==> flow/design.v <==
`timescale 1ns / 1ps
module accelerator (
    input  wire clk,
    input  wire rst_n,
    input  wire in_valid,
    input  wire [31:0] in_data,
    output wire in_ready,
    output wire out_valid,
    output wire [31:0] out_data,
    input  wire out_ready
);
parameter MAX_SHAPES = 8;
parameter MAX_REGION_W = 64;
parameter MAX_REGION_H = 64;
parameter MAX_SHAPE_CELLS = 16;
function integer clog2;
    input integer value;
    integer v;
    begin
        v = value - 1;
        for (clog2 = 0; v > 0; clog2 = clog2 + 1)
            v = v >> 1;
    end
endfunction
localparam integer SHAPE_IDX_W = clog2(MAX_SHAPES + 1);
localparam ST_IDLE        = 3'd0;
localparam ST_LOAD_SHAPES = 3'd1;
localparam ST_LOAD_REGION = 3'd2;
localparam ST_OUTPUT      = 3'd3;
reg [2:0] state;
reg [15:0] num_shapes;
reg [15:0] num_regions;
reg [15:0] regions_seen;
reg [31:0] regions_that_fit;
reg [7:0] shape_num_cells [0:MAX_SHAPES-1];
reg [SHAPE_IDX_W-1:0] shape_idx;
reg [1:0] shape_substate;  
reg [7:0] cells_remaining;
reg [15:0] region_w;
reg [15:0] region_h;
reg [7:0] region_q [0:MAX_SHAPES-1];
reg [1:0] region_substate;  
integer i;
wire accept = in_valid && in_ready;
wire shape_loading_done = (shape_idx >= num_shapes);
wire region_loading_done = (regions_seen >= num_regions);
assign in_ready =
    (state == ST_IDLE)        ? 1'b1 :
    (state == ST_LOAD_SHAPES) ? !shape_loading_done :
    (state == ST_LOAD_REGION) ? !region_loading_done :
    1'b0;  
assign out_valid = (state == ST_OUTPUT);
assign out_data  = regions_that_fit;
always @(posedge clk) begin
    if (!rst_n) begin
        state <= ST_IDLE;
        num_shapes <= 16'd0;
        num_regions <= 16'd0;
        regions_seen <= 16'd0;
        regions_that_fit <= 32'd0;
        shape_idx <= {SHAPE_IDX_W{1'b0}};
        shape_substate <= 2'd0;
        cells_remaining <= 8'd0;
        region_substate <= 2'd0;
        region_w <= 16'd0;
        region_h <= 16'd0;
        for (i = 0; i < MAX_SHAPES; i = i + 1) begin
            shape_num_cells[i] <= 8'd0;
            region_q[i] <= 8'd0;
        end
    end else begin
        case (state)
            ST_IDLE: begin
                if (accept) begin
                    num_shapes <= (in_data[15:0] > MAX_SHAPES) ? MAX_SHAPES : in_data[15:0];
                    num_regions <= in_data[31:16];
                    regions_seen <= 16'd0;
                    regions_that_fit <= 32'd0;
                    shape_idx <= {SHAPE_IDX_W{1'b0}};
                    shape_substate <= 2'd0;
                    cells_remaining <= 8'd0;
                    region_substate <= 2'd0;
                    state <= ST_LOAD_SHAPES;
                end
            end
            ST_LOAD_SHAPES: begin
                if (shape_idx >= num_shapes) begin
                    region_substate <= 2'd0;
                    state <= ST_LOAD_REGION;
                end else if (accept) begin
                    case (shape_substate)
                        2'd0: begin
                            shape_num_cells[shape_idx] <= in_data[23:16];
                            cells_remaining <= in_data[23:16];
                            if (in_data[23:16] == 0) begin
                                shape_idx <= shape_idx + 1'b1;
                                shape_substate <= 2'd0;
                            end else begin
                                shape_substate <= 2'd1;
                            end
                        end
                        2'd1: begin
                            if (cells_remaining <= 8'd4) begin
                                cells_remaining <= 8'd0;
                                shape_idx <= shape_idx + 1'b1;
                                shape_substate <= 2'd0;
                            end else begin
                                cells_remaining <= cells_remaining - 8'd4;
                                shape_substate <= 2'd1;
                            end
                        end
                        default: shape_substate <= 2'd0;
                    endcase
                end
            end
            ST_LOAD_REGION: begin
                if (regions_seen >= num_regions) begin
                    state <= ST_OUTPUT;
                end else if (accept) begin
                    case (region_substate)
                        2'd0: begin
                            region_w <= in_data[15:0];
                            region_h <= in_data[31:16];
                            for (i = 0; i < MAX_SHAPES; i = i + 1) begin
                                region_q[i] <= 8'd0;
                            end
                            region_substate <= 2'd1;
                        end
                        2'd1: begin
                            region_q[0] <= in_data[7:0];
                            if (MAX_SHAPES > 1) region_q[1] <= in_data[15:8];
                            if (MAX_SHAPES > 2) region_q[2] <= in_data[23:16];
                            if (MAX_SHAPES > 3) region_q[3] <= in_data[31:24];
                            region_substate <= 2'd2;
                        end
                        2'd2: begin
                            if (MAX_SHAPES > 4) region_q[4] <= in_data[7:0];
                            if (MAX_SHAPES > 5) region_q[5] <= in_data[15:8];
                            if (MAX_SHAPES > 6) region_q[6] <= in_data[23:16];
                            if (MAX_SHAPES > 7) region_q[7] <= in_data[31:24];
                            begin : area_calc_block
                                reg [31:0] ra;
                                reg [31:0] ta;
                                integer k;
                                ra = region_w * region_h;
                                ta = 32'd0;
                                for (k = 0; (k < MAX_SHAPES) && (k < 4); k = k + 1) begin
                                    ta = ta + (shape_num_cells[k] * region_q[k]);
                                end
                                if (MAX_SHAPES > 4) ta = ta + (shape_num_cells[4] * in_data[7:0]);
                                if (MAX_SHAPES > 5) ta = ta + (shape_num_cells[5] * in_data[15:8]);
                                if (MAX_SHAPES > 6) ta = ta + (shape_num_cells[6] * in_data[23:16]);
                                if (MAX_SHAPES > 7) ta = ta + (shape_num_cells[7] * in_data[31:24]);
                                if (ta <= ra) begin
                                    regions_that_fit <= regions_that_fit + 1'b1;
                                end
                            end
                            regions_seen <= regions_seen + 1'b1;
                            region_substate <= 2'd0;
                        end
                        default: region_substate <= 2'd0;
                    endcase
                end
            end
            ST_OUTPUT: begin
                if (out_valid && out_ready) begin
                    state <= ST_IDLE;
                end
            end
            default: state <= ST_IDLE;
        endcase
    end
end
endmodule
`timescale 1ns / 1ps
module day12_top #(
    parameter MAX_REGION_W = 64,
    parameter MAX_REGION_H = 64
) (
    input  wire clk,
    input  wire rst_n,
    input  wire in_valid,
    input  wire [31:0] in_data,
    output wire in_ready,
    output wire out_valid,
    output wire [31:0] out_data,
    input  wire out_ready
);
accelerator #(
    .MAX_REGION_W(MAX_REGION_W),
    .MAX_REGION_H(MAX_REGION_H)
) accel (
    .clk(clk),
    .rst_n(rst_n),
    .in_valid(in_valid),
    .in_data(in_data),
    .in_ready(in_ready),
    .out_valid(out_valid),
    .out_data(out_data),
    .out_ready(out_ready)
);
endmodule
Subject: tool reports on day12_top

Hi,

Step by step through the tools: day12_top
Tool output for the design above before and after an edit, in the order of the flow.
Lines under "unedited" count in the file above, lines under "edited" in the edited file.
"difference" is "edited" less "unedited", of the values as shown; "rel. change" is that difference over "unedited", in percent.
Operators: Yosys type, input widths -> output width; for muxes data width and select width s.
Cell names lack the library's common part.
Not given: n/a

design
  top = day12_top
  clock port = clk
  library = sky130hd
  corner = tt_025C_1v80

Diff
Unified diff, file above to edited file.
A script made this edit; it was not meant as an optimisation.

begin of diff
@@ -36,5 +36,5 @@
 reg [SHAPE_IDX_W-1:0] shape_idx;
 reg [1:0] shape_substate;  
-reg [7:0] cells_remaining;
+reg [11:0] cells_remaining;
 reg [15:0] region_w;
 reg [15:0] region_h;
end of diff

Word level
Counts by Yosys on the flattened word-level netlist (proc, flatten, opt, wreduce). Print and check cells are left out. Cells with the same type and inputs are merged into one.
Memory sizes are those after Yosys's memory passes, which may raise the word count (mostly to a power of two), join words into wider ones and drop unused or constant bits.

storage and ports
  element                      unedited  edited  difference  rel. change (%)
  output and inout port bits   34        34      0           0.00
  word-level cells             168       168     0           0.00
  flip-flop bits (word level)  163       167     +4          +2.45
  memory cells                 1         1       0           0.00
  bits of input ports          36        36      0           0.00
  RAM bits                     64        64      0           0.00

cells by class
  element                           unedited  edited  difference  rel. change (%)
  add/sub/neg operators             11        11      0           0.00
  reductions and logical operators  22        22      0           0.00
  muxes and demuxes                 85        85      0           0.00
  bitwise operators                 1         1       0           0.00
  equality and inequality tests     19        19      0           0.00
  magnitude comparators             5         5       0           0.00
  $mul                              9         9       0           0.00

operators by type and width
  operator               unedited  edited  difference  rel. change (%)
  $mux 8                 9         5       -4          -44.44
  $mux 12                0         4       +4          n/a
  $pmux 8 s2             6         4       -2          -33.33
  $pmux 12 s2            0         2       +2          n/a
  $le 8x3->1 const B     1         0       -1          -100.00
  $sub 8x3->8 const B    1         0       -1          -100.00
  $le 12x3->1 const B    0         1       +1          n/a
  $sub 12x3->12 const B  0         1       +1          n/a
  $mux 32                25        25      0           0.00
  $mux 1                 11        11      0           0.00
  $mux 3                 9         9       0           0.00
  $mul 8x8->16           8         8       0           0.00
  $add 32x32->32         7         7       0           0.00
  $mux 2                 6         6       0           0.00
  $mux 16                5         5       0           0.00
  $mux 4                 5         5       0           0.00
  $ne 2x1->1 const B     5         5       0           0.00
  $ne 2x2->1 const B     5         5       0           0.00
  $reduce_and 4->1       4         4       0           0.00
  $ne 3x3->1 const B     3         3       0           0.00
  $pmux 2 s2             3         3       0           0.00
  $reduce_and 5->1       3         3       0           0.00
  $reduce_bool 2->1      3         3       0           0.00
  $eq 2x1->1 const B     2         2       0           0.00
  $eq 3x2->1 const B     2         2       0           0.00
  $logic_and 1x1->1      2         2       0           0.00
  $logic_not 1->1        2         2       0           0.00
  $logic_not 2->1        2         2       0           0.00

The list need not be complete.

Longest topological paths
Yosys ltp: most cells in a row. Word level: on the elaborated netlist, between registers, memories and ports. Mapped: between sequential cells and ports; inverters and the memories' decode and read muxes count.

logic depth
  element                        unedited  edited  difference  rel. change (%)
  word-level depth               34        34      0           0.00
  ABC_AREA                       0         0       n/a         n/a
  depth in mapped cells          57        59      +2          +3.51
  gate-level depth less buffers  54        57      +3          +5.56

Synthesis result
The flow's flattened synthesis, as Yosys stat reports it; memories are mapped. The netlist is that of the ABC_AREA named above (0 if unset); the other value can give another one.

mapped netlist
  element                 unedited  edited   difference  rel. change (%)
  mapped area (um^2)      38687.1   38745.9  +58.8       +0.15
  sequential area (um^2)  5225.0    5305.1   +80.1       +1.53
  cells in the netlist    4373      4430     +57         +1.30
  buffer cells            160       160      0           0.00
  mapped flip-flops       229       233      +4          +1.75

cells by type
  cell type  unedited  edited  difference  rel. change (%)
  nand2_1    478       535     +57         +11.92
  a21oi_1    185       232     +47         +25.41
  nand3_1    78        32      -46         -58.97
  or4_1      33        2       -31         -93.94
  a21oi_2    26        2       -24         -92.31
  o31ai_1    27        6       -21         -77.78
  xnor2_1    147       129     -18         -12.24
  nor2_1     138       154     +16         +11.59
  and3_1     28        44      +16         +57.14
  o21ai_1    3         16      +13         +433.33
  o211ai_1   9         21      +12         +133.33
  a211oi_1   13        23      +10         +76.92
  o41ai_1    3         13      +10         +333.33
  clkbuf_1   150       141     -9          -6.00
  o21ai_0    101       110     +9          +8.91
  nor2b_1    30        22      -8          -26.67
  o21a_1     36        30      -6          -16.67
  o21bai_1   22        16      -6          -27.27

The list need not be complete.
By module: a second synthesis without flattening, with its own total; a netlist apart from the flattened one above.

unflattened totals
  element                                         unedited  edited   difference  rel. change (%)
  cells (unflattened synthesis)                   4170      4291     +121        +2.90
  area total of the unflattened synthesis (um^2)  37758.7   38547.0  +788.3      +2.09

Each row is one instance without its submodules.

modules, unedited
  module       cells  instances  area (um^2)  seq. area (um^2)
  accelerator  4170   1          37758.7      5225.0
  day12_top    0      1          0.0          0.0

modules, edited
  module       cells  instances  area (um^2)  seq. area (um^2)
  accelerator  4291   1          38547.0      5305.1
  day12_top    0      1          0.0          0.0

Worst setup path after synthesis
OpenSTA on the mapped netlist: ideal clock, no wires. The path of least setup slack (recovery checks aside). Input and output delay are each 20% of the period. Register names are those of the netlist, which keeps one name where synthesis merged equal registers.

timing path after synthesis
  element                              unedited                        edited                         difference  rel. change (%)
  kind                                 input to register               input to register              n/a         n/a
  start point                          in in_data[2]                   in in_data[2]                  n/a         n/a
  end point                            reg accel.regions_that_fit[19]  reg accel.regions_that_fit[4]  n/a         n/a
  external input delay (ns)            2.900                           2.900                          0.000       0.00
  setup time (ns)                      0.071                           0.118                          +0.047      n/a
  buffers on the path                  3                               2                              -1          -33.33
  path slack (ns)                      0.398                           0.303                          -0.095      n/a
  time at the first pin (ns)           2.900                           2.900                          0.000       0.00
  path delay (ns)                      11.201                          11.297                         +0.096      +0.86
  arrival time (ns)                    14.030                          14.079                         +0.049      +0.35
  period (ns)                          14.5                            14.5                           0.0         0.00
  required time (ns)                   14.429                          14.382                         -0.047      -0.33
  stages on the path                   52                              53                             +1          +1.92
  period reached after synthesis (ns)  14.102                          14.197                         +0.095      +0.67

"path delay" is the arrival time less input delay plus setup time.
"stages on the path" counts driving pins, that of a launching flip-flop among them; a cell with two outputs on the path counts twice.
"period reached after synthesis" = period - worst setup slack (recovery checks aside). The figure is calculated, with input and output delays left at 20% of the set period.
The rows between start and end are the longest chain of elaborated cells between them; the timing report does not say that the signal goes this way. Where chains are equally long, one stands for them.
A line is the first line of the expression or statement that the cell stems from. Yosys adds cells for indexed reads and writes and turns some case tables into memories.
A register here has more assigning lines than the two given.

between the ends, after synthesis, unedited
  path through = clkbuf_1 and2_1 fa_1 inv_1 fa_1 fa_1 fa_1 inv_1 ha_1 inv_1 xnor2_1 fa_1 fa_1 fa_1 inv_1 ha_1 nor3_1 a21oi_1 [... 16 more ...] o21ai_0 a31oi_1 o2bb2a_1 o22ai_1 xnor2_1 ha_1 a21o_1 a21oi_1 a221o_1 a311o_1 a31oi_1 o2111a_1 nand4_1 a2111oi_4 buf_6 buf_12 o31ai_1 a21oi_2
  length of the longest elaborated chain = 31
  elaborated cells on any way between the ends = 33
  source lines of those cells = 10
  classes of those cells = add/sub: 4; mul: 1; compare: 1; eq/ne: 1; mux: 25; reduce/logical: 1

ends and longest elaborated chain, after synthesis, unedited
  element            line  text
  start, declared    183   input  wire [31:0] in_data,
  $mul 8x8->16       150   if (MAX_SHAPES > 4) ta = ta + (shape_num_cells[4] * in_data[7:0]);
  $add 32x32->32     150
  $mux 32            120   case (region_substate)
  $mux 32            119   end else if (accept) begin
  $mux 32            117   if (regions_seen >= num_regions) begin
  $mux 32            72    case (state)
  $mux 32            55    if (!rst_n) begin
  [... 17 more ...]  n/a
  $mux 32            55
  $le 32x32->1       154   if (ta <= ra) begin
  $mux 32            154
  $mux 32            120
  $mux 32            119
  $mux 32            117
  $pmux 32 s2        72
  end, assigned      78    regions_that_fit <= 32'd0;
  end, assigned      155   regions_that_fit <= regions_that_fit + 1'b1;
  end, declared      34    reg [31:0] regions_that_fit;

between the ends, after synthesis, edited
  path through = clkbuf_1 and2_1 fa_1 inv_1 fa_1 fa_1 fa_1 inv_1 ha_1 inv_1 o21bai_1 a21oi_1 nor2b_1 o21a_1 nor2_1 xnor2_1 fa_1 fa_1 [... 17 more ...] o41ai_1 inv_1 and3_1 o21ai_0 a21oi_1 ha_1 nand4_1 nor3_1 a2111oi_0 o211ai_1 a211o_1 a21o_1 a211o_1 a2111oi_4 a21oi_2 buf_4 a41oi_1 nor2_1
  length of the longest elaborated chain = 31
  elaborated cells on any way between the ends = 33
  source lines of those cells = 10
  classes of those cells = add/sub: 4; mul: 1; compare: 1; eq/ne: 1; mux: 25; reduce/logical: 1

ends and longest elaborated chain, after synthesis, edited
  element            line  text
  start, declared    183   input  wire [31:0] in_data,
  $mul 8x8->16       150   if (MAX_SHAPES > 4) ta = ta + (shape_num_cells[4] * in_data[7:0]);
  $add 32x32->32     150
  $mux 32            120   case (region_substate)
  $mux 32            119   end else if (accept) begin
  $mux 32            117   if (regions_seen >= num_regions) begin
  $mux 32            72    case (state)
  $mux 32            55    if (!rst_n) begin
  [... 17 more ...]  n/a
  $mux 32            55
  $le 32x32->1       154   if (ta <= ra) begin
  $mux 32            154
  $mux 32            120
  $mux 32            119
  $mux 32            117
  $pmux 32 s2        72
  end, assigned      78    regions_that_fit <= 32'd0;
  end, assigned      155   regions_that_fit <= regions_that_fit + 1'b1;
  end, declared      34    reg [31:0] regions_that_fit;

Worst path after layout
Path of least setup slack in the final report of each run of pair A (OpenROAD, finished layout, wires in). Where an end is a register, its clock arrival counts in the times.

timing path post-layout
  element                     unedited                        edited                          difference  rel. change (%)
  kind                        input to register               input to register               n/a         n/a
  start point                 in in_data[6]                   in in_data[0]                   n/a         n/a
  end point                   reg accel.regions_that_fit[24]  reg accel.regions_that_fit[12]  n/a         n/a
  period (ns)                 14.5                            14.5                            0.0         0.00
  required time (ns)          15.01                           15.02                           +0.01       +0.07
  arrival time (ns)           14.47                           15.07                           +0.60       +4.15
  buffers on the path         6                               8                               +2          +33.33
  time at the first pin (ns)  2.90                            2.90                            0.00        0.00
  external input delay (ns)   2.90                            2.90                            0.00        0.00
  setup time (ns)             0.06                            0.10                            +0.04       n/a
  path slack (ns)             0.54                            -0.06                           -0.60       n/a
  stages on the path          53                              58                              +5          +9.43

The rows between start and end are the longest chain of elaborated cells between them; the timing report does not say that the signal goes this way. Where chains are equally long, one stands for them.
A register here has more assigning lines than the two given.

between the ends, post-layout, unedited
  path through = dlymetal6s2s_1 buf_4 and2_1 fa_1 fa_1 fa_1 inv_1 fa_1 inv_1 ha_1 nor2b_1 o21a_1 nor2_1 xnor2_1 fa_1 fa_1 fa_1 ha_1 [... 17 more ...] ha_2 nor2_1 a2111o_1 maj3_1 nor2_1 ha_1 nand4_1 nor3_1 a221o_1 a311o_1 a31oi_1 o2111a_1 nand4_1 a2111oi_4 buf_6 clkbuf_16 o31ai_1 a21oi_2
  length of the longest elaborated chain = 31
  elaborated cells on any way between the ends = 33
  source lines of those cells = 10
  classes of those cells = add/sub: 4; mul: 1; compare: 1; eq/ne: 1; mux: 25; reduce/logical: 1

ends and longest elaborated chain, post-layout, unedited
  element            line  text
  start, declared    183   input  wire [31:0] in_data,
  $mul 8x8->16       150   if (MAX_SHAPES > 4) ta = ta + (shape_num_cells[4] * in_data[7:0]);
  $add 32x32->32     150
  $mux 32            120   case (region_substate)
  $mux 32            119   end else if (accept) begin
  $mux 32            117   if (regions_seen >= num_regions) begin
  $mux 32            72    case (state)
  $mux 32            55    if (!rst_n) begin
  [... 17 more ...]  n/a
  $mux 32            55
  $le 32x32->1       154   if (ta <= ra) begin
  $mux 32            154
  $mux 32            120
  $mux 32            119
  $mux 32            117
  $pmux 32 s2        72
  end, assigned      78    regions_that_fit <= 32'd0;
  end, assigned      155   regions_that_fit <= regions_that_fit + 1'b1;
  end, declared      34    reg [31:0] regions_that_fit;

between the ends, post-layout, edited
  path through = clkdlybuf4s50_1 buf_6 and2_1 fa_1 ha_1 inv_1 fa_1 inv_1 fa_2 inv_1 fa_1 fa_1 fa_1 inv_1 ha_1 o21ai_2 a21oi_2 o41a_1 [... 22 more ...] nor3_4 a21oi_2 o211ai_1 xor2_1 ha_1 nand2_2 nor3_4 a2111oi_2 o211ai_1 a211o_1 a21o_1 a211o_1 a2111oi_4 buf_4 a21bo_4 buf_12 o211ai_1 o41ai_1
  length of the longest elaborated chain = 31
  elaborated cells on any way between the ends = 33
  source lines of those cells = 10
  classes of those cells = add/sub: 4; mul: 1; compare: 1; eq/ne: 1; mux: 25; reduce/logical: 1

ends and longest elaborated chain, post-layout, edited
  element            line  text
  start, declared    183   input  wire [31:0] in_data,
  $mul 8x8->16       150   if (MAX_SHAPES > 4) ta = ta + (shape_num_cells[4] * in_data[7:0]);
  $add 32x32->32     150
  $mux 32            120   case (region_substate)
  $mux 32            119   end else if (accept) begin
  $mux 32            117   if (regions_seen >= num_regions) begin
  $mux 32            72    case (state)
  $mux 32            55    if (!rst_n) begin
  [... 17 more ...]  n/a
  $mux 32            55
  $le 32x32->1       154   if (ta <= ra) begin
  $mux 32            154
  $mux 32            120
  $mux 32            119
  $mux 32            117
  $pmux 32 s2        72
  end, assigned      78    regions_that_fit <= 32'd0;
  end, assigned      155   regions_that_fit <= regions_that_fit + 1'b1;
  end, declared      34    reg [31:0] regions_that_fit;

Measured runs
Both versions went through the flow (Yosys, OpenROAD) with the same settings in each pair. Constraints: input delay and output delay 20% of the set period each, output load 0.01 pF.

settings, pair A
  period_ns = 14.5
  CAP_MARGIN = 20
  CORE_MARGIN = 2
  CORE_UTILIZATION = 40
  SLEW_MARGIN = 20

final reports, pair A
  element                                 unedited  edited   difference  rel. change (%)
  worst hold slack (ns)                   0.455     0.456    +0.001      n/a
  clock period achieved (ns)              13.961    14.556   +0.595      +4.26
  sum of negative setup slack (ns)        0.000     -0.676   -0.676      n/a
  final utilization (%)                   44.6      45.2     +0.6        n/a
  standard-cell area after layout (um^2)  42896.1   43559.3  +663.2      +1.55
  smallest setup slack (ns)               0.539     -0.056   -0.595      n/a
  total design power (µW)                 6837      7329     +492        +7.20
  synthesis area (um^2)                   38687.1   38745.9  +58.8       +0.15
  overall die area (um^2)                 99221.9   99370.0  +148.1      +0.15

settings, pair B
  CORE_UTILIZATION = 33
  CTS_CLUSTER_DIAMETER = 293
  PLACE_DENSITY = 0.75
  SETUP_SLACK_MARGIN = 0.12
  SLEW_MARGIN = 25
  period_ns = 9.96
  CAP_MARGIN = 20
  CORE_MARGIN = 2

final reports, pair B
  element                                 unedited  edited    difference  rel. change (%)
  worst hold slack (ns)                   0.457     0.459     +0.002      n/a
  clock period achieved (ns)              12.786    13.372    +0.586      +4.58
  sum of negative setup slack (ns)        -89.619   -107.688  -18.069     n/a
  final utilization (%)                   39.7      39.6      -0.1        n/a
  standard-cell area after layout (um^2)  46114.2   46065.4   -48.8       -0.11
  smallest setup slack (ns)               -2.826    -3.412    -0.586      n/a
  total design power (µW)                 11469     11543     +74         +0.65
  synthesis area (um^2)                   38687.1   38745.9   +58.8       +0.15
  overall die area (um^2)                 119989.0  120170.0  +181.0      +0.15

"clock period achieved" is the run's clock period less its worst setup slack. It is reckoned from that one timing run; input and output delays stay at 20% of the period that was set.
"total design power": no workload was simulated; the value follows from the tool's default switching activity.

Regards
